==> flow/design.v <==
module positive_edge_detector(
	clk,
	in,
	out
);
input clk;
input in;
output reg out;
reg in_delay;
always @ (posedge clk)
begin
	in_delay <= in;
end
always @ (posedge clk)
begin
	out <= in & ~in_delay;
end
endmodule
module data_reg #(
        parameter APB_DW = 8
)
(
        clk,
        rst,
        i_load,
        i_data,
        o_data
);
input                           clk;
input                           rst;
input                           i_load;
input [APB_DW - 1 : 0]          i_data;
output reg [APB_DW - 1 : 0]     o_data;
always @ (posedge clk, negedge rst)
begin
        if (rst == 1'b0) begin
                o_data <= 0;
        end else
        begin
                if(i_load == 1'b1) begin
                        o_data <= i_data;
                end
        end
end
endmodule
module demux #(
        parameter RATIO = 4,
        parameter logRATIO = 2
)
( 
        i_load, 
        i_load_sel, 
        o_load
);
input                   i_load;
input   [logRATIO-1:0]  i_load_sel;
output  [RATIO-1:0]     o_load; 
genvar i;
generate 
        for (i = 0; i < RATIO; i = i + 1) begin : demux_out 
                assign o_load[i] = i_load_sel == i ? i_load : 1'b0;
        end
endgenerate
endmodule
module hwdata_mux #(
        parameter AHB_DW = 32,
        parameter APB_DW = 8,
        parameter RATIO = 4,
        parameter logRATIO = 2
)
(
        in,
        sel,
        out
);
input [AHB_DW - 1 : 0]          in;
input [logRATIO - 1 : 0]        sel;
output [APB_DW - 1 : 0]         out;
wire [APB_DW - 1 : 0] in_partial [RATIO - 1 : 0];
genvar i;
generate
        for (i = 0; i < RATIO; i = i + 1) begin : mux_inputs
                assign in_partial[i] = in [(i + 1)*APB_DW - 1 : i*APB_DW];
        end
endgenerate
assign out = in_partial[sel];
endmodule
module hrdata_reg  #(
        parameter AHB_DW = 32,
        parameter APB_DW = 8
) 
(
        clk,
        rst,
        i_PRDATA,
        i_load,
        o_HRDATA
);
localparam RATIO = AHB_DW / APB_DW;
input                   clk;
input                   rst;
input [APB_DW - 1 : 0]  i_PRDATA;
input [RATIO - 1 : 0]   i_load;
output [AHB_DW - 1 : 0] o_HRDATA;
genvar i;
generate
        for (i = 0; i < RATIO; i = i + 1) begin : regs
                data_reg #(
                        .APB_DW(APB_DW)
                )
                r_data (
                        .clk(clk),
                        .rst(rst),
                        .i_load(i_load[i]),
                        .i_data(i_PRDATA),
                        .o_data(o_HRDATA[((i+1)*APB_DW - 1): i*APB_DW])
                );
        end
endgenerate
endmodule
module fifo_memory #(
        parameter AHB_AW = 32,
        parameter AHB_DW = 32,
        parameter FIFO_SIZE = 8
)
(
        clk,
        rst_n,
        i_haddr,
        i_hwdata,
        i_hsize,
        o_haddr,
        o_hwdata,
        o_hsize,
        o_fifo_full,
        o_fifo_empty,
        i_write,
        i_read
);
localparam FIFO_WIDTH = AHB_AW + AHB_DW + 3;
localparam logSIZE = clog2(FIFO_SIZE);
input                   clk;
input                   rst_n;
input [AHB_AW - 1 : 0]  i_haddr;
input [AHB_DW - 1 : 0]  i_hwdata;
input [2 : 0]           i_hsize;
input                   i_write;
input                   i_read;
output [AHB_AW - 1 : 0] o_haddr;
output [AHB_DW - 1 : 0] o_hwdata;
output [2 : 0]          o_hsize;
output reg              o_fifo_full;
output reg              o_fifo_empty;
reg [logSIZE : 0]               r_ptr_r;                                 
reg [logSIZE : 0]               w_ptr_r;                                 
reg [AHB_AW - 1 : 0]            fifo_mem_haddr_r [FIFO_SIZE - 1 : 0];    
reg [AHB_DW - 1 : 0]            fifo_mem_hwdata_r [FIFO_SIZE - 1 : 0];   
reg [2 : 0]                     fifo_mem_hsize_r [FIFO_SIZE - 1 : 0];    
wire    fifo_we_w;               
wire    fifo_re_w;               
wire    fifo_msb_comp_w;         
wire    pointer_equal_w;         
function integer clog2 (input integer n); 
integer j; 
begin 
        if(n > 1) begin
                n = n - 1;
                for (j = 0; n > 0; j = j + 1)        
                        n = n >> 1;
                clog2 = j;
        end else
        begin
                clog2 = 1;
        end
end
endfunction
assign fifo_msb_comp_w = w_ptr_r[logSIZE] ^ r_ptr_r[logSIZE];
assign fifo_we_w = (~o_fifo_full) & i_write;
assign fifo_re_w = (~o_fifo_empty) & i_read;
assign pointer_equal_w = (w_ptr_r[logSIZE - 1 : 0] - r_ptr_r [logSIZE - 1 : 0]) ? 1'b0 : 1'b1;
always @ (*)
begin
        o_fifo_full = fifo_msb_comp_w & pointer_equal_w;
        o_fifo_empty = (~fifo_msb_comp_w) & pointer_equal_w;
end 
always @ (posedge clk)
begin
        if(fifo_we_w) begin
                fifo_mem_haddr_r[w_ptr_r[logSIZE - 1 : 0]] <= i_haddr;
                fifo_mem_hwdata_r[w_ptr_r[logSIZE - 1 : 0]] <= i_hwdata;
                fifo_mem_hsize_r[w_ptr_r[logSIZE - 1 : 0]] <= i_hsize;
        end
end
assign o_haddr = fifo_mem_haddr_r[r_ptr_r[logSIZE - 1 : 0]];
assign o_hwdata = fifo_mem_hwdata_r[r_ptr_r[logSIZE - 1 : 0]];
assign o_hsize = fifo_mem_hsize_r[r_ptr_r[logSIZE - 1 : 0]];
always @ (posedge clk, negedge rst_n)
begin
        if (rst_n == 1'b0) begin
                r_ptr_r <= 0;
        end else
        begin
                if(fifo_re_w) begin
                        r_ptr_r <= r_ptr_r + 1'b1;
                end
        end
end
always @ (posedge clk, negedge rst_n)
begin
        if (rst_n == 1'b0) begin
                w_ptr_r <= 0;
        end else
        begin
                if(fifo_we_w) begin
                        w_ptr_r <= w_ptr_r + 1'b1;
                end
        end
end
endmodule
module internal_logic #(
        parameter AHB_AW = 32,
        parameter AHB_DW = 32
)
(
        hclk,
        rst_n,
        i_haddr_read,
        i_haddr_write,
        i_hsize_read,
        i_hsize_write,
        i_hready,
        o_haddr,
        o_hsize,
        i_fifo_empty,
        i_read_transfer,
        o_start_transfer
);
input hclk;
input rst_n;
input [AHB_AW - 1 : 0]  i_haddr_read;
input [AHB_AW - 1 : 0]  i_haddr_write;
input [2:0]             i_hsize_read;
input [2:0]             i_hsize_write;
input                   i_hready;
output [AHB_AW - 1 : 0] o_haddr;
output [2:0]            o_hsize;
input                   i_fifo_empty;
input                   i_read_transfer;
output                  o_start_transfer;
wire                    w_start_read_transfer;
wire                    w_start_write_transfer;
wire                    w_fifo_not_empty_detector;
wire                    w_start_read_transfer_detector;
wire                    w_start_write_transfer_detector;
reg                     r_hready_delay;
assign o_haddr = i_fifo_empty ? i_haddr_read : i_haddr_write;
assign o_hsize = i_fifo_empty ? i_hsize_read : i_hsize_write;
assign w_start_read_transfer = i_read_transfer & i_fifo_empty;
assign w_start_write_transfer = (r_hready_delay & (~i_fifo_empty)) | w_fifo_not_empty_detector;
always @ (posedge hclk)
begin
        r_hready_delay <= i_hready;
end
assign o_start_transfer = w_start_read_transfer_detector | w_start_write_transfer_detector;  
positive_edge_detector START_READ_TRANSFER(
        .clk(hclk),
        .in(w_start_read_transfer),
        .out(w_start_read_transfer_detector)
);
positive_edge_detector START_WRITE_TRANSFER(
        .clk(hclk),
        .in(w_start_write_transfer),
        .out(w_start_write_transfer_detector)
);
positive_edge_detector FIFO_NOT_EMPTY_DETECTOR(
        .clk(hclk),
        .in(~i_fifo_empty),
        .out(w_fifo_not_empty_detector)
);
endmodule
module ahb
#(
	parameter AHB_AW = 32,
	parameter AHB_DW = 32,
        parameter APB_DW = 8
)
(
	HCLK,				 
	HRESETn,			 
	i_HADDR,			 
	o_HADDR,			 
	i_HWRITE,			 
	i_HSIZE,			 
	o_HSIZE,			 
	o_HREADY,			 
	i_HREADY,			 
	i_HSEL,			         
	o_start_read_transfer, 	         
        o_start_write_transfer,          
        i_fifo_full,                     
        i_fifo_empty,                    
	i_HRESP,			 
	o_HRESP,			 
	i_HRDATA,		         
	o_HRDATA			 
);
input                   HCLK;
input                   HRESETn;
input [(AHB_AW-1):0]    i_HADDR;
input [2:0]             i_HSIZE;
input                   i_HWRITE;
input                   i_HREADY;
input                   i_HSEL;
input [(AHB_DW-1):0]    i_HRDATA;
input                   i_HRESP;
input                   i_fifo_full;
input                   i_fifo_empty;
output reg [(AHB_AW-1):0] o_HADDR;
output reg [2:0] o_HSIZE;
output reg o_start_read_transfer;
output reg o_start_write_transfer;
output reg o_HREADY;
output reg[(AHB_DW-1):0] o_HRDATA;
output o_HRESP;
localparam [1:0]
AHB_IDLE = 2'b00,
AHB_READ = 2'b01,
AHB_WRITE = 2'b10;
reg [1:0] r_current_state;
reg [1:0] r_next_state;
always @ (posedge HCLK, negedge HRESETn)
begin
	if(HRESETn == 0) begin
		r_current_state <= AHB_IDLE;
	end else
	begin
		r_current_state <= r_next_state;
	end
end
always @ (*)
begin
	r_next_state = r_current_state;
	case(r_current_state)
		AHB_IDLE: begin
			if (i_HSEL == 1'b1) begin 
				if (i_HWRITE == 1'b1) begin
                                        r_next_state = AHB_WRITE;
                                end else
                                begin
                                        r_next_state = AHB_READ;
                                end
			end
                end
		AHB_READ: begin
			if(i_HREADY == 1'b1 && i_fifo_empty == 1'b1) begin
                                if (i_HSEL == 1'b1) begin
                                        if (i_HWRITE == 1'b1) begin
                                                r_next_state = AHB_WRITE;
                                        end
                                end else
                                begin
                                        r_next_state = AHB_IDLE;
                                end
			end
		end
                AHB_WRITE: begin
                        if (i_fifo_full == 1'b0) begin
                                if (i_HSEL == 1'b0) begin
                                        r_next_state = AHB_IDLE;
                                end else
                                begin
                                        if (i_HWRITE == 1'b0) begin
                                                r_next_state = AHB_READ;
                                        end
                                end
                        end
                end
		default: begin
			r_next_state = AHB_IDLE;
		end
	endcase
end
always @ (*)
begin
	case(r_current_state)
		AHB_IDLE: begin
			o_start_read_transfer = 1'b0;
			o_HREADY = 1'b1;
                        o_start_write_transfer = 1'b0;
		end
		AHB_READ: begin
			o_HREADY = 1'b0;
			o_start_read_transfer = 1'b1;
                        o_start_write_transfer = 1'b0;
		end
                AHB_WRITE: begin
                        o_start_read_transfer = 1'b0;
                        o_start_write_transfer = 1'b1;
                        if (i_fifo_full == 1'b1) begin
                                o_HREADY = 1'b0;
                        end else
                        begin
                                o_HREADY = 1'b1;
                        end
                end
		default: begin
			o_start_read_transfer = 1'b0;
			o_HREADY = 1'b1;
                        o_start_write_transfer = 1'b0;
		end
	endcase
end
always @ (posedge HCLK, negedge HRESETn)
begin
        if(HRESETn == 1'b0) begin
		o_HADDR <= 0;
		o_HSIZE <= 0;
	end else
	begin
                if (o_HREADY == 1'b1 && i_HSEL == 1'b1) begin
                        o_HADDR <= i_HADDR;
			o_HSIZE <= i_HSIZE;
                end
	end
end
assign o_HRESP = i_HRESP;
always @ (*)
begin
        if(o_HSIZE < APB_DW) begin
                case(APB_DW)
			16: begin
                                if (o_HADDR[0] == 1'b1) begin
                                        o_HRDATA = {i_HRDATA[7:0],i_HRDATA[AHB_DW - 1 : 8]};
                                end else
                                begin
                                        o_HRDATA = i_HRDATA;
                                end
                        end
                        32: begin
                                case (o_HADDR[1:0])
                                        2'b00: begin
                                                o_HRDATA = i_HRDATA;
                                        end
                                        2'b01: begin
                                                o_HRDATA = {i_HRDATA[7:0],i_HRDATA[AHB_DW - 1 : 8]};
                                        end
                                        2'b10: begin
                                                o_HRDATA = {i_HRDATA[15:0],i_HRDATA[AHB_DW - 1 : 16]};
                                        end
                                        2'b11: begin
                                                o_HRDATA = {i_HRDATA[23:0],i_HRDATA[AHB_DW - 1 : 24]};
                                        end
                                        default: begin
                                                o_HRDATA = i_HADDR;
                                        end
                                endcase
                        end
                        default: begin
                                o_HRDATA = i_HRDATA;
                        end
                endcase
        end else
        begin
                o_HRDATA = i_HRDATA;
        end
end
endmodule
module apb
#(
        parameter AHB_AW = 32,
        parameter APB_AW = 32,
        parameter AHB_DW = 32,
        parameter APB_DW = 8
)
(
        PCLK,                    
        PRESETn,                 
        i_HADDR,                 
        i_HSIZE,                 
        i_HWDATA,                
        o_HRESP,                 
        o_HREADY,                
        i_start_transfer,        
        o_load,                  
        i_fifo_empty,            
        o_PADDR,                 
        o_PSEL,                  
        o_PENABLE,               
        o_PWRITE,                
        o_PWDATA,                
        i_PREADY,                
        i_PSLVERR                
);
localparam APB_DW_B = APB_DW / 8;        
localparam RATIO = AHB_DW / APB_DW;      
localparam logRATIO = clog2(RATIO);       
input [(AHB_AW-1):0]    i_HADDR;
input [2:0]             i_HSIZE;
input [AHB_DW - 1 : 0]  i_HWDATA;
input                   i_start_transfer;
output [RATIO - 1 : 0]  o_load;
input                   i_fifo_empty;
output o_HREADY;
output o_HRESP;
input PCLK;
input PRESETn;
input i_PREADY;
input i_PSLVERR;
output reg[(APB_AW-1):0] o_PADDR;
output reg o_PWRITE;
output reg o_PSEL;
output reg o_PENABLE;
output [(APB_DW - 1) : 0] o_PWDATA;
reg [7:0] r_cnt;
reg [7:0] r_hsize_byte_decoded;
reg [(logRATIO - 1):0] r_load_sel;
reg hready;
localparam [1:0]
APB_IDLE = 2'b00,
APB_SETUP = 2'b01,
APB_ACCESS = 2'b10;
reg [1:0] r_current_state;
reg [1:0] r_next_state;
function integer clog2 (input integer n); 
integer j; 
begin 
        if(n > 1) begin
                n = n - 1;
                for (j = 0; n > 0; j = j + 1)        
                        n = n >> 1;
                clog2 = j;
        end else
        begin
                clog2 = 1;
        end
end
endfunction
always @ (posedge PCLK, negedge PRESETn)
begin
        if(PRESETn == 0) begin
                r_current_state <= APB_IDLE;
        end else
        begin
                r_current_state <= r_next_state;
        end
end
always @ (*)
begin
        r_next_state = r_current_state;
        case(r_current_state)
                APB_IDLE: begin
                        if(i_start_transfer == 1'b1) begin
                                r_next_state = APB_SETUP;
                        end
                end
                APB_SETUP: begin
                        r_next_state = APB_ACCESS;
                end
                APB_ACCESS: begin
                        if(i_PREADY == 1'b1) begin
                                if(r_cnt == 0) begin
                                        r_next_state = APB_IDLE;
                                end else
                                begin
                                        r_next_state = APB_SETUP;
                                end
                        end
                end
                default: begin
                r_next_state = APB_IDLE;
                end
        endcase
end
always @ (*)
begin
        case(r_current_state)
                APB_IDLE: begin
                        hready = 1'b1;
                        o_PSEL = 1'b0;
                        o_PENABLE = 1'b0;
                end
                APB_SETUP: begin
                        hready = 1'b0;
                        o_PSEL = 1'b1;
                        o_PENABLE = 1'b0;
                end
                APB_ACCESS: begin
                        hready = 1'b0;
                        o_PSEL = 1'b1;
                        o_PENABLE = 1'b1;
                end
                default: begin
                        hready = 1'b1;
                        o_PSEL = 1'b0;
                        o_PENABLE = 1'b0;
                end
        endcase
end
always @ (*)
begin
        case(i_HSIZE)
                3'b000: begin
                        r_hsize_byte_decoded = 1;
                end
                3'b001: begin
                        r_hsize_byte_decoded = 2;
                end
                3'b010: begin
                        r_hsize_byte_decoded = 4;
                end
                3'b011: begin
                        r_hsize_byte_decoded = 8;
                end
                3'b100: begin
                        r_hsize_byte_decoded = 16;
                end
                3'b101: begin
                        r_hsize_byte_decoded = 32;
                end
                3'b110: begin
                        r_hsize_byte_decoded = 64;
                end
                3'b111: begin
                        r_hsize_byte_decoded = 128;
                end
                default: begin
                        r_hsize_byte_decoded = 4;
                end
        endcase
end
always @ (posedge PCLK, negedge PRESETn)
begin
        if(PRESETn == 1'b0) begin
                r_cnt <= 0;
                r_load_sel <= 0;
        end else
        begin
                case(r_current_state) 
                        APB_IDLE: begin
                                r_load_sel <= 0;
                                if(r_hsize_byte_decoded > APB_DW_B) begin
                                        r_cnt <= r_hsize_byte_decoded;
                                end else
                                begin
                                        r_cnt <= APB_DW_B;
                                end
                        end
                        APB_SETUP: begin
                                r_cnt <= r_cnt - APB_DW_B;
                        end
                        APB_ACCESS: begin
                                if (i_PREADY == 1'b1 && r_cnt > 0) begin
                                        r_load_sel <= r_load_sel + 1'b1;
                                end
                        end
                endcase
        end
end
always @ (posedge PCLK)
begin
        if (i_fifo_empty == 1'b1) begin
                o_PWRITE <= 1'b0;
        end else
        begin
                o_PWRITE <= 1'b1;
        end
end
always @ (posedge PCLK, negedge PRESETn)
begin
        if(PRESETn == 1'b0) begin
                o_PADDR <= 0;
        end else
        begin
                case(r_current_state)
                        APB_IDLE: begin
                                o_PADDR <= i_HADDR;  
                                case (APB_DW_B)
                                        2: begin
                                                o_PADDR [0] <= 1'b0;
                                        end
                                        4: begin
                                                o_PADDR [1:0] <= 2'b0;
                                        end
                                endcase
                        end
                        APB_ACCESS: begin
                                if (i_PREADY == 1'b1) begin
                                        o_PADDR <= o_PADDR + APB_DW_B;
                                end
                        end
                endcase
        end
end
assign o_HRESP = i_PSLVERR;
generate
        if(RATIO > 1) begin
                hwdata_mux #(
                        .AHB_DW(AHB_DW),
                        .APB_DW(APB_DW),
                        .RATIO(RATIO),
                        .logRATIO(logRATIO)
                )
                HWDATA_MUX(
                        .in(i_HWDATA),
                        .sel(r_load_sel),
                        .out(o_PWDATA)
                );
        end else
        begin
                assign o_PWDATA = i_HWDATA;
        end
endgenerate
demux #(
        .RATIO(RATIO),
        .logRATIO(logRATIO)
)
load_demux(
        .i_load(i_PREADY),
        .i_load_sel(r_load_sel),
        .o_load(o_load)
);
positive_edge_detector hready_detector(
        .clk(PCLK),
        .in(hready),
        .out(o_HREADY)
);
endmodule
module ahb_to_apb_bridge
#(
        parameter AHB_AW = 32,
        parameter APB_AW = 32,
        parameter AHB_DW = 32,
        parameter APB_DW = 8,
        parameter FIFO_SIZE = 8
)
(
        HCLK,        
        HRESETn,     
        HADDR,       
        HSIZE,       
        HWDATA,      
        HWRITE,      
        HRDATA,      
        HREADY,      
        HRESP,       
        HSELAPB,     
        PADDR,       
        PSEL,        
        PENABLE,     
        PWRITE,      
        PWDATA,      
        PRDATA,      
        PREADY,      
        PSLVERR      
);
localparam RATIO = AHB_DW / APB_DW;
input                   HCLK;
input                   HRESETn;
input [(AHB_AW-1):0]    HADDR;
input [2:0]             HSIZE;
input [(AHB_DW-1):0]    HWDATA;
input                   HWRITE;
input                   HSELAPB;
output [(AHB_DW-1):0]   HRDATA;
output                  HREADY;
output                  HRESP;
input [(APB_DW-1):0]    PRDATA;
input                   PREADY;
input                   PSLVERR;
output [(APB_AW-1):0]   PADDR;
output                  PSEL;
output                  PENABLE;
output                  PWRITE;
output [(APB_DW-1):0]   PWDATA;
wire                    w_hwrite_ahb_to_apb;
wire [AHB_DW - 1 : 0]   w_hrdata_apb_to_ahb;
wire [AHB_AW - 1 : 0]   w_haddr;
wire [2:0]              w_hsize;
wire                    w_hready;
wire                    w_fifo_empty;
wire                    w_fifo_full;
wire [AHB_DW - 1 : 0]   w_hrdata_hrdata_r_to_ahb;
wire                    w_hresp_apb_to_ahb;
wire                    w_read_transfer_ahb_to_internal_logic;
wire                    w_write_transfer_ahb_to_fifo;
wire [AHB_AW - 1 : 0]   w_haddr_fifo_to_internal_logic;
wire [AHB_DW - 1 : 0]   w_hwdata_fifo_to_apb;
wire [2:0]              w_hsize_fifo_to_internal_logic;
wire [AHB_AW - 1 : 0]   w_haddr_internal_logic_to_apb;
wire [2:0]              w_hsize_internal_logic_to_apb;
wire                    w_start_transfer_internal_logic_to_apb;
wire [RATIO - 1 : 0]    w_load_apb_to_hrdata_r;
ahb #(
        .AHB_AW(AHB_AW),
        .AHB_DW(AHB_DW),
        .APB_DW(APB_DW))
AHB (
        .HCLK(HCLK),
        .HRESETn(HRESETn),
        .i_HADDR(HADDR),
        .o_HADDR(w_haddr),
        .i_HSIZE(HSIZE),
        .o_HSIZE(w_hsize),
        .i_HWRITE(HWRITE),
        .i_HRDATA(w_hrdata_hrdata_r_to_ahb),
        .o_HRDATA(HRDATA),
        .i_HREADY(w_hready),
        .o_HREADY(HREADY),
        .i_HRESP(w_hresp_apb_to_ahb),
        .o_HRESP(HRESP),
        .i_HSEL(HSELAPB),
        .o_start_read_transfer(w_read_transfer_ahb_to_internal_logic),
        .o_start_write_transfer(w_write_transfer_ahb_to_fifo),
        .i_fifo_full(w_fifo_full),
        .i_fifo_empty(w_fifo_empty)
);
fifo_memory #(
        .AHB_AW(AHB_AW),
        .AHB_DW(AHB_DW),
        .FIFO_SIZE(FIFO_SIZE))
FIFO_MEMORY(
        .clk(HCLK),
        .rst_n(HRESETn),
        .i_haddr(w_haddr),
        .i_hwdata(HWDATA),
        .i_hsize(w_hsize),
        .o_haddr(w_haddr_fifo_to_internal_logic),
        .o_hwdata(w_hwdata_fifo_to_apb),
        .o_hsize(w_hsize_fifo_to_internal_logic),
        .o_fifo_full(w_fifo_full),
        .o_fifo_empty(w_fifo_empty),
        .i_write(w_write_transfer_ahb_to_fifo),
        .i_read(w_hready)
);
internal_logic #(
        .AHB_AW(AHB_AW),
        .AHB_DW(AHB_DW))
INTERNAL_LOGIC(
        .hclk(HCLK),
        .rst_n(HRESETn),
        .i_haddr_read(w_haddr),
        .i_haddr_write(w_haddr_fifo_to_internal_logic),
        .i_hsize_read(w_hsize),
        .i_hsize_write(w_hsize_fifo_to_internal_logic),
        .i_hready(w_hready),
        .o_haddr(w_haddr_internal_logic_to_apb),
        .o_hsize(w_hsize_internal_logic_to_apb),
        .i_fifo_empty(w_fifo_empty),
        .i_read_transfer(w_read_transfer_ahb_to_internal_logic),
        .o_start_transfer(w_start_transfer_internal_logic_to_apb)
); 
hrdata_reg #(
        .AHB_DW(AHB_DW),
        .APB_DW(APB_DW))
HRDATA_REG (
        .clk(HCLK),
        .rst(HRESETn),
        .i_PRDATA(PRDATA),
        .i_load(w_load_apb_to_hrdata_r),
        .o_HRDATA(w_hrdata_hrdata_r_to_ahb)
);
apb #(
        .AHB_AW(AHB_AW),
        .APB_AW(APB_AW),
        .AHB_DW(AHB_DW),
        .APB_DW(APB_DW))
APB (
        .PCLK(HCLK),                         
        .PRESETn(HRESETn),                   
        .i_HADDR(w_haddr_internal_logic_to_apb),             
        .i_HSIZE(w_hsize_internal_logic_to_apb),            
        .i_HWDATA(w_hwdata_fifo_to_apb),          
        .o_HRESP(w_hresp_apb_to_ahb),            
        .o_HREADY(w_hready),          
        .i_start_transfer(w_start_transfer_internal_logic_to_apb),    
        .i_fifo_empty(w_fifo_empty),
        .o_PADDR(PADDR),                       
        .o_PENABLE(PENABLE),                   
        .o_PSEL(PSEL),                         
        .i_PREADY(PREADY),                     
        .o_PWRITE(PWRITE),                     
        .i_PSLVERR(PSLVERR),                   
        .o_PWDATA(PWDATA),                     
        .o_load(w_load_apb_to_hrdata_r)
);
endmodule
Tool chain data of ahb_to_apb_bridge
Each step is given for the RTL above and for the edited RTL.
Lines under "before" count in the file above, lines under "after" in the edited file.
"delta": "after" minus "before" as printed here.
Operators: Yosys type, input widths -> output width; for muxes data width and select width s.
Cell names lack the library's common part.
{"block": "inputs", "design": "ahb_to_apb_bridge", "clock_port": "HCLK", "cell_library": "sky130hd", "pvt_corner": "tt_025C_1v80"}

Edit of the RTL
Unified diff, file above to edited file.
This change comes from a script, not from a designer; no optimisation was intended.
begin of diff
@@ -178,5 +178,5 @@
 assign fifo_we_w = (~o_fifo_full) & i_write;
 assign fifo_re_w = (~o_fifo_empty) & i_read;
-assign pointer_equal_w = (w_ptr_r[logSIZE - 1 : 0] - r_ptr_r [logSIZE - 1 : 0]) ? 1'b0 : 1'b1;
+assign pointer_equal_w = (w_ptr_r[logSIZE - 1 : 0] ^ r_ptr_r [logSIZE - 1 : 0]) ? 1'b0 : 1'b1;
 always @ (*)
 begin
end of diff

Word-level counts
Source: Yosys, flattened and elaborated, memories not mapped. Widths are those after wreduce. Registers that Yosys merges into a memory's read port (data or address) are not register bits. Print and check cells do not count. Equal cells are merged and count once.
Memory sizes are those after Yosys's memory passes, which may raise the word count (mostly to a power of two), join words into wider ones and drop unused or constant bits.
{"block": "op_classes", "element": "equal", "before": 15, "after": 15, "delta": 0}
{"block": "op_classes", "element": "n_reduce_logical", "before": 15, "after": 15, "delta": 0}
{"block": "op_classes", "element": "n_mux", "before": 40, "after": 40, "delta": 0}
{"block": "op_classes", "element": "n_cmp", "before": 2, "after": 2, "delta": 0}
{"block": "op_classes", "element": "n_logic", "before": 20, "after": 21, "delta": 1}
{"block": "op_classes", "element": "add_sub_neg", "before": 6, "after": 5, "delta": -1}
{"block": "op_table", "cell": "$sub 3x3->3", "before": 1, "after": 0, "delta": -1}
{"block": "op_table", "cell": "$xor 3x3->3", "before": 0, "after": 1, "delta": 1}
Unchanged operator kinds not shown: 33.
{"block": "word_totals", "element": "wordCells", "before": 125, "after": 125, "delta": 0}
{"block": "word_totals", "element": "memories", "before": 4, "after": 4, "delta": 0}
{"block": "word_totals", "element": "inputBits", "before": 81, "after": 81, "delta": 0}
{"block": "word_totals", "element": "mem_bits_ro", "before": 64, "after": 64, "delta": 0}
{"block": "word_totals", "element": "output_inout_bits", "before": 77, "after": 77, "delta": 0}
{"block": "word_totals", "element": "ram_bits", "before": 536, "after": 536, "delta": 0}
{"block": "word_totals", "element": "reg_bits", "before": 131, "after": 131, "delta": 0}
{"block": "mem_list", "element": "memory_list", "before": "FIFO_MEMORY.fifo_mem_haddr_r 8x32 r1 w1; FIFO_MEMORY.fifo_mem_hwdata_r 8x32 r1 w1; 8x8 r1 w0; FIFO_MEMORY.fifo_mem_hsize_r 8x3 r1 w1", "after": "FIFO_MEMORY.fifo_mem_haddr_r 8x32 r1 w1; FIFO_MEMORY.fifo_mem_hwdata_r 8x32 r1 w1; 8x8 r1 w0; FIFO_MEMORY.fifo_mem_hsize_r 8x3 r1 w1"}

Longest topological paths
Depth = most cells in a row (Yosys ltp): at word level without a register or memory, in the mapped netlist without a sequential cell, where the memories' decode and read muxes count.
{"block": "depth", "element": "word_depth", "before": 8, "after": 8, "delta": 0}
{"block": "depth", "element": "ABC_AREA", "before": "0", "after": "0"}
{"block": "depth", "element": "ltp_mapped", "before": 13, "after": 11, "delta": -2}
{"block": "depth", "element": "ltp_nobuf", "before": 9, "after": 8, "delta": -1}

Mapped cells and area
Yosys stat after the flow's synthesis: flattened, memories mapped to cells. It holds for the ABC_AREA given above (unset counts as 0); a run with the other value may have another netlist.
{"block": "synth_totals", "element": "flip_flops", "before": 668, "after": 668, "delta": 0}
{"block": "synth_totals", "element": "mapped_cells", "before": 1418, "after": 1423, "delta": 5}
{"block": "synth_totals", "element": "buffers", "before": 76, "after": 72, "delta": -4}
{"block": "synth_totals", "element": "sequential_area_um2", "before": 19356.1, "after": 19356.1, "delta": 0.0}
{"block": "synth_totals", "element": "mapped_area_um2", "before": 26780.7, "after": 26780.7, "delta": 0.0}
{"block": "types", "cell": "mux2i_1", "before": 20, "after": 69, "delta": 49}
{"block": "types", "cell": "nand2_1", "before": 100, "after": 59, "delta": -41}
{"block": "types", "cell": "mux2_4", "before": 31, "after": 1, "delta": -30}
{"block": "types", "cell": "mux2_2", "before": 63, "after": 92, "delta": 29}
{"block": "types", "cell": "nand3_1", "before": 41, "after": 15, "delta": -26}
{"block": "types", "cell": "o21ai_0", "before": 5, "after": 31, "delta": 26}
{"block": "types", "cell": "o211ai_1", "before": 30, "after": 10, "delta": -20}
{"block": "types", "cell": "nor2_1", "before": 24, "after": 43, "delta": 19}
{"block": "types", "cell": "a22oi_1", "before": 27, "after": 10, "delta": -17}
{"block": "types", "cell": "a211oi_1", "before": 4, "after": 14, "delta": 10}
{"block": "types", "cell": "xor2_1", "before": 21, "after": 13, "delta": -8}
{"block": "types", "cell": "and3_1", "before": 10, "after": 2, "delta": -8}
{"block": "types", "cell": "nor3_1", "before": 6, "after": 14, "delta": 8}
{"block": "types", "cell": "buf_1", "before": 13, "after": 6, "delta": -7}
{"block": "types", "cell": "inv_1", "before": 11, "after": 18, "delta": 7}
{"block": "types", "cell": "buf_2", "before": 20, "after": 26, "delta": 6}
{"block": "types", "cell": "mux4_2", "before": 134, "after": 130, "delta": -4}
{"block": "types", "cell": "o221ai_1", "before": 0, "after": 4, "delta": 4}
Unchanged cell types not shown: 13.
Not every row of either side is listed.
The figures by module come from a second, unflattened synthesis with its own total; it is not the netlist above.
{"block": "hier_totals", "element": "cells_unflattened", "before": 1426, "after": 1426, "delta": 0}
{"block": "hier_totals", "element": "area_unflattened_um2", "before": 27734.1, "after": 27809.2, "delta": 75.1}
Each row is one instance without its submodules.
{"block": "modules_before", "mod": "fifo_memory", "mod_seq_area_um2": 16295.6, "n_cells": 834, "mod_area_um2": 20638.5, "instances": 1}
{"block": "modules_before", "mod": "apb", "mod_seq_area_um2": 1147.4, "n_cells": 331, "mod_area_um2": 2886.5, "instances": 1}
{"block": "modules_before", "mod": "ahb", "mod_seq_area_um2": 952.2, "n_cells": 123, "mod_area_um2": 1824.2, "instances": 1}
{"block": "modules_before", "mod": "data_reg (APB_DW=8)", "mod_seq_area_um2": 200.2, "n_cells": 17, "mod_area_um2": 331.6, "instances": 4}
{"block": "modules_before", "mod": "internal_logic", "mod_seq_area_um2": 20.0, "n_cells": 44, "mod_area_um2": 609.3, "instances": 1}
{"block": "modules_before", "mod": "positive_edge_detector", "mod_seq_area_um2": 40.0, "n_cells": 3, "mod_area_um2": 53.8, "instances": 4}
{"block": "modules_before", "mod": "hwdata_mux", "mod_seq_area_um2": 0.0, "n_cells": 10, "mod_area_um2": 196.4, "instances": 1}
{"block": "modules_before", "mod": "demux", "mod_seq_area_um2": 0.0, "n_cells": 4, "mod_area_um2": 37.5, "instances": 1}
{"block": "modules_before", "mod": "hrdata_reg", "mod_seq_area_um2": 0.0, "n_cells": 0, "mod_area_um2": 0.0, "instances": 1}
{"block": "modules_before", "mod": "ahb_to_apb_bridge", "mod_seq_area_um2": 0.0, "n_cells": 0, "mod_area_um2": 0.0, "instances": 1}
{"block": "modules_after", "mod": "fifo_memory", "mod_seq_area_um2": 16295.6, "n_cells": 834, "mod_area_um2": 20713.6, "instances": 1}
{"block": "modules_after", "mod": "apb", "mod_seq_area_um2": 1147.4, "n_cells": 331, "mod_area_um2": 2886.5, "instances": 1}
{"block": "modules_after", "mod": "ahb", "mod_seq_area_um2": 952.2, "n_cells": 123, "mod_area_um2": 1824.2, "instances": 1}
{"block": "modules_after", "mod": "data_reg (APB_DW=8)", "mod_seq_area_um2": 200.2, "n_cells": 17, "mod_area_um2": 331.6, "instances": 4}
{"block": "modules_after", "mod": "internal_logic", "mod_seq_area_um2": 20.0, "n_cells": 44, "mod_area_um2": 609.3, "instances": 1}
{"block": "modules_after", "mod": "positive_edge_detector", "mod_seq_area_um2": 40.0, "n_cells": 3, "mod_area_um2": 53.8, "instances": 4}
{"block": "modules_after", "mod": "hwdata_mux", "mod_seq_area_um2": 0.0, "n_cells": 10, "mod_area_um2": 196.4, "instances": 1}
{"block": "modules_after", "mod": "demux", "mod_seq_area_um2": 0.0, "n_cells": 4, "mod_area_um2": 37.5, "instances": 1}
{"block": "modules_after", "mod": "hrdata_reg", "mod_seq_area_um2": 0.0, "n_cells": 0, "mod_area_um2": 0.0, "instances": 1}
{"block": "modules_after", "mod": "ahb_to_apb_bridge", "mod_seq_area_um2": 0.0, "n_cells": 0, "mod_area_um2": 0.0, "instances": 1}

Worst setup path after synthesis
Source: OpenSTA report_checks on the synthesized netlist (no wires, ideal clock, input and output delay 20% of the period each), path of least setup slack; recovery checks are left aside. Register names are those of the netlist, which keeps one name where synthesis merged equal registers.
{"block": "synth_path", "element": "path_kind", "before": "register to register", "after": "register to register"}
{"block": "synth_path", "element": "startpoint", "before": "reg FIFO_MEMORY.r_ptr_r[1]", "after": "reg FIFO_MEMORY.r_ptr_r[0]"}
{"block": "synth_path", "element": "endpoint", "before": "mem FIFO_MEMORY.fifo_mem_haddr_r[0][0]", "after": "mem FIFO_MEMORY.fifo_mem_haddr_r[4][0]"}
{"block": "synth_path", "element": "n_path_buf", "before": 2, "after": 1, "delta": -1}
{"block": "synth_path", "element": "path_slack_ns", "before": -1.112, "after": -2.543, "delta": -1.431}
{"block": "synth_path", "element": "t_first_pin_ns", "before": 0.000, "after": 0.000, "delta": 0.000}
{"block": "synth_path", "element": "driving_pins", "before": 10, "after": 6, "delta": -4}
{"block": "synth_path", "element": "t_arrival_ns", "before": 6.537, "after": 7.862, "delta": 1.325}
{"block": "synth_path", "element": "tclk_ns", "before": 6.0, "after": 6.0, "delta": 0.0}
{"block": "synth_path", "element": "path_delay_ns", "before": 7.111, "after": 8.543, "delta": 1.432}
{"block": "synth_path", "element": "setup_time_ns", "before": 0.574, "after": 0.681, "delta": 0.107}
{"block": "synth_path", "element": "required_ns", "before": 5.426, "after": 5.319, "delta": -0.107}
{"block": "synth_path", "element": "synth_period_reached_ns", "before": 7.112, "after": 8.543, "delta": 1.431}
"path_delay_ns" is the arrival time less input delay plus setup time.
"driving_pins": output pins that drive a net of the path, with the launching flip-flop's if there is one; two outputs of one cell count as two.
"synth_period_reached_ns" = period - worst setup slack (recovery checks aside). The figure is calculated, with input and output delays left at 20% of the set period.
Between the ends stands the longest chain of elaborated cells between them, by number of cells; it is not shown to be the way that was timed. Of several equally long chains one is given.
Each line given opens the expression or statement behind the cell; cells for indexed reads and writes are added by Yosys, which also makes memories of some case tables.
before: The path ends at the enable pin of a flip-flop; only ways to that pin are counted.
{"block": "synth_via_before", "cell_sequence": "dfrtp_1 buf_2 clkinv_1 clkbuf_1 ha_1 nor2b_1 xnor2_2 o31a_1 nand2_1 nor3_1", "elab_chain_len": 7, "cone_cells": 8, "classes_between": "1 x add/sub; 3 x mux; 3 x logic; 1 x reduce/logical"}
{"block": "synth_rtl_before", "element": "start: declaration", "line": 154, "rtl": "reg [logSIZE : 0]               r_ptr_r;"}
{"block": "synth_rtl_before", "element": "start: assignment", "line": 200, "rtl": "r_ptr_r <= 0;"}
{"block": "synth_rtl_before", "element": "start: assignment", "line": 204, "rtl": "r_ptr_r <= r_ptr_r + 1'b1;"}
{"block": "synth_rtl_before", "element": "$sub 3x3->3", "line": 180, "rtl": "assign pointer_equal_w = (w_ptr_r[logSIZE - 1 : 0] - r_ptr_r [logSIZE - 1 : 0]) ? 1'b0 : 1'b1;"}
{"block": "synth_rtl_before", "element": "$reduce_bool 3->1", "line": 180}
{"block": "synth_rtl_before", "element": "$mux 1", "line": 180}
{"block": "synth_rtl_before", "element": "$and 1x1->1", "line": 183, "rtl": "o_fifo_full = fifo_msb_comp_w & pointer_equal_w;"}
{"block": "synth_rtl_before", "element": "$not 1->1", "line": 178, "rtl": "assign fifo_we_w = (~o_fifo_full) & i_write;"}
{"block": "synth_rtl_before", "element": "$and 1x1->1", "line": 178}
{"block": "synth_rtl_before", "element": "$mux 3", "line": 188, "rtl": "if(fifo_we_w) begin"}
{"block": "synth_rtl_before", "element": "end: declaration", "line": 156, "rtl": "reg [AHB_AW - 1 : 0]            fifo_mem_haddr_r [FIFO_SIZE - 1 : 0];"}
after: The path ends at the enable pin of a flip-flop; only ways to that pin are counted.
{"block": "synth_via_after", "cell_sequence": "dfrtp_1 buf_4 xnor2_2 nand4_1 nand2_1 nor4b_1", "elab_chain_len": 7, "cone_cells": 8, "classes_between": "3 x mux; 4 x logic; 1 x reduce/logical"}
{"block": "synth_rtl_after", "element": "start: declaration", "line": 154, "rtl": "reg [logSIZE : 0]               r_ptr_r;"}
{"block": "synth_rtl_after", "element": "start: assignment", "line": 200, "rtl": "r_ptr_r <= 0;"}
{"block": "synth_rtl_after", "element": "start: assignment", "line": 204, "rtl": "r_ptr_r <= r_ptr_r + 1'b1;"}
{"block": "synth_rtl_after", "element": "$xor 3x3->3", "line": 180, "rtl": "assign pointer_equal_w = (w_ptr_r[logSIZE - 1 : 0] ^ r_ptr_r [logSIZE - 1 : 0]) ? 1'b0 : 1'b1;"}
{"block": "synth_rtl_after", "element": "$reduce_bool 3->1", "line": 180}
{"block": "synth_rtl_after", "element": "$mux 1", "line": 180}
{"block": "synth_rtl_after", "element": "$and 1x1->1", "line": 183, "rtl": "o_fifo_full = fifo_msb_comp_w & pointer_equal_w;"}
{"block": "synth_rtl_after", "element": "$not 1->1", "line": 178, "rtl": "assign fifo_we_w = (~o_fifo_full) & i_write;"}
{"block": "synth_rtl_after", "element": "$and 1x1->1", "line": 178}
{"block": "synth_rtl_after", "element": "$mux 3", "line": 188, "rtl": "if(fifo_we_w) begin"}
{"block": "synth_rtl_after", "element": "end: declaration", "line": 156, "rtl": "reg [AHB_AW - 1 : 0]            fifo_mem_haddr_r [FIFO_SIZE - 1 : 0];"}

Timing after layout
Path of least setup slack in the final report of the runs of set A (OpenROAD, finished layout, wires in). Where an end is a register, its clock arrival counts in the times.
{"block": "layout_path", "element": "path_kind", "before": "register to output", "after": "register to output"}
{"block": "layout_path", "element": "startpoint", "before": "reg FIFO_MEMORY.r_ptr_r[1]", "after": "reg FIFO_MEMORY.r_ptr_r[0]"}
{"block": "layout_path", "element": "endpoint", "before": "out PWDATA[0]", "after": "out PWDATA[7]"}
{"block": "layout_path", "element": "driving_pins", "before": 7, "after": 7, "delta": 0}
{"block": "layout_path", "element": "t_arrival_ns", "before": 3.72, "after": 3.57, "delta": -0.15}
{"block": "layout_path", "element": "t_first_pin_ns", "before": 0.60, "after": 0.60, "delta": 0.00}
{"block": "layout_path", "element": "out_delay_ns", "before": 1.05, "after": 1.05, "delta": 0.00}
{"block": "layout_path", "element": "required_ns", "before": 4.18, "after": 4.18, "delta": 0.00}
{"block": "layout_path", "element": "tclk_ns", "before": 5.23, "after": 5.23, "delta": 0.00}
{"block": "layout_path", "element": "n_path_buf", "before": 2, "after": 2, "delta": 0}
{"block": "layout_path", "element": "path_slack_ns", "before": 0.47, "after": 0.62, "delta": 0.15}
Between the ends stands the longest chain of elaborated cells between them, by number of cells; it is not shown to be the way that was timed. Of several equally long chains one is given.
A memory read counts as a cell of the chain, while the word-level depth stops at memories.
{"block": "layout_via_before", "cell_sequence": "dfrtp_4 buf_4 mux4_2 mux2_2 a222oi_1 mux2i_1 clkdlybuf4s50_1", "elab_chain_len": 2, "cone_cells": 2, "cone_lines": 2, "classes_between": "1 x mux; 1 x memory"}
{"block": "layout_rtl_before", "element": "start: declaration", "line": 154, "rtl": "reg [logSIZE : 0]               r_ptr_r;"}
{"block": "layout_rtl_before", "element": "start: assignment", "line": 200, "rtl": "r_ptr_r <= 0;"}
{"block": "layout_rtl_before", "element": "start: assignment", "line": 204, "rtl": "r_ptr_r <= r_ptr_r + 1'b1;"}
{"block": "layout_rtl_before", "element": "$mem_v2 8x32", "line": 157, "rtl": "reg [AHB_DW - 1 : 0]            fifo_mem_hwdata_r [FIFO_SIZE - 1 : 0];"}
{"block": "layout_rtl_before", "element": "$pmux 8 s4", "line": 86, "rtl": "assign out = in_partial[sel];"}
{"block": "layout_rtl_before", "element": "end: declaration", "line": 774, "rtl": "output [(APB_DW-1):0]   PWDATA;"}
{"block": "layout_via_after", "cell_sequence": "dfrtp_4 buf_4 mux4_2 mux2_2 a222oi_1 mux2i_1 clkdlybuf4s50_1", "elab_chain_len": 2, "cone_cells": 2, "cone_lines": 2, "classes_between": "1 x mux; 1 x memory"}
{"block": "layout_rtl_after", "element": "start: declaration", "line": 154, "rtl": "reg [logSIZE : 0]               r_ptr_r;"}
{"block": "layout_rtl_after", "element": "start: assignment", "line": 200, "rtl": "r_ptr_r <= 0;"}
{"block": "layout_rtl_after", "element": "start: assignment", "line": 204, "rtl": "r_ptr_r <= r_ptr_r + 1'b1;"}
{"block": "layout_rtl_after", "element": "$mem_v2 8x32", "line": 157, "rtl": "reg [AHB_DW - 1 : 0]            fifo_mem_hwdata_r [FIFO_SIZE - 1 : 0];"}
{"block": "layout_rtl_after", "element": "$pmux 8 s4", "line": 86, "rtl": "assign out = in_partial[sel];"}
{"block": "layout_rtl_after", "element": "end: declaration", "line": 774, "rtl": "output [(APB_DW-1):0]   PWDATA;"}

Flow runs
Runs of the flow (Yosys, OpenROAD) on both versions; the two runs of a pair have the same settings. The constraints put input and output delay at 20% of the set period each and load the outputs with 0.01 pF.
{"block": "flow_settings_set_A", "CORE_UTILIZATION": 40, "period_ns": 5.23, "CAP_MARGIN": 20, "CORE_MARGIN": 2, "SLEW_MARGIN": 20}
{"block": "measured_set_A", "element": "final_stdcell_area_um2", "before": 31726.7, "after": 31661.6, "delta": -65.1}
{"block": "measured_set_A", "element": "power_total_mw", "before": 13.190, "after": 16.746, "delta": 3.556}
{"block": "measured_set_A", "element": "achieved_period_ns", "before": 4.764, "after": 4.612, "delta": -0.152}
{"block": "measured_set_A", "element": "ys_area_um2", "before": 26780.7, "after": 26780.7, "delta": 0.0}
{"block": "measured_set_A", "element": "hold_ws_ns", "before": 0.390, "after": 0.383, "delta": -0.007}
{"block": "measured_set_A", "element": "design_die_area_um2", "before": 69037.6, "after": 69037.6, "delta": 0.0}
{"block": "measured_set_A", "element": "total_negative_slack_ns", "before": 0.000, "after": 0.000, "delta": 0.000}
{"block": "measured_set_A", "element": "ws_setup_ns", "before": 0.466, "after": 0.618, "delta": 0.152}
{"block": "measured_set_A", "element": "finalUtil_pct", "before": 48.1, "after": 48.0, "delta": -0.1}
{"block": "flow_settings_set_B", "ABC_AREA": 1, "CELL_PAD_IN_SITES_GLOBAL_PLACEMENT": 2, "CORE_ASPECT_RATIO": 1.44, "CORE_MARGIN": 9, "CORE_UTILIZATION": 49, "CTS_CLUSTER_DIAMETER": 42, "CTS_CLUSTER_SIZE": 29, "MAX_ROUTING_LAYER": "met4", "PLACE_DENSITY_LB_ADDON": 0.26, "period_ns": 6.94, "CAP_MARGIN": 20, "SLEW_MARGIN": 20}
{"block": "measured_set_B", "element": "final_stdcell_area_um2", "before": 32381.1, "after": 32662.6, "delta": 281.5}
{"block": "measured_set_B", "element": "power_total_mw", "before": 13.829, "after": 13.868, "delta": 0.039}
{"block": "measured_set_B", "element": "achieved_period_ns", "before": 5.266, "after": 5.411, "delta": 0.145}
{"block": "measured_set_B", "element": "ys_area_um2", "before": 28104.5, "after": 28150.7, "delta": 46.2}
{"block": "measured_set_B", "element": "hold_ws_ns", "before": 0.387, "after": 0.378, "delta": -0.009}
{"block": "measured_set_B", "element": "design_die_area_um2", "before": 66445.2, "after": 66546.8, "delta": 101.6}
{"block": "measured_set_B", "element": "total_negative_slack_ns", "before": 0.000, "after": 0.000, "delta": 0.000}
{"block": "measured_set_B", "element": "ws_setup_ns", "before": 1.674, "after": 1.529, "delta": -0.145}
{"block": "measured_set_B", "element": "finalUtil_pct", "before": 57.5, "after": 57.4, "delta": -0.1}
"achieved_period_ns" = clock period - worst setup slack. The figure is calculated, with input and output delays left at 20% of the set period.
"power_total_mw" is the tool's figure for a default switching activity; nothing was simulated.
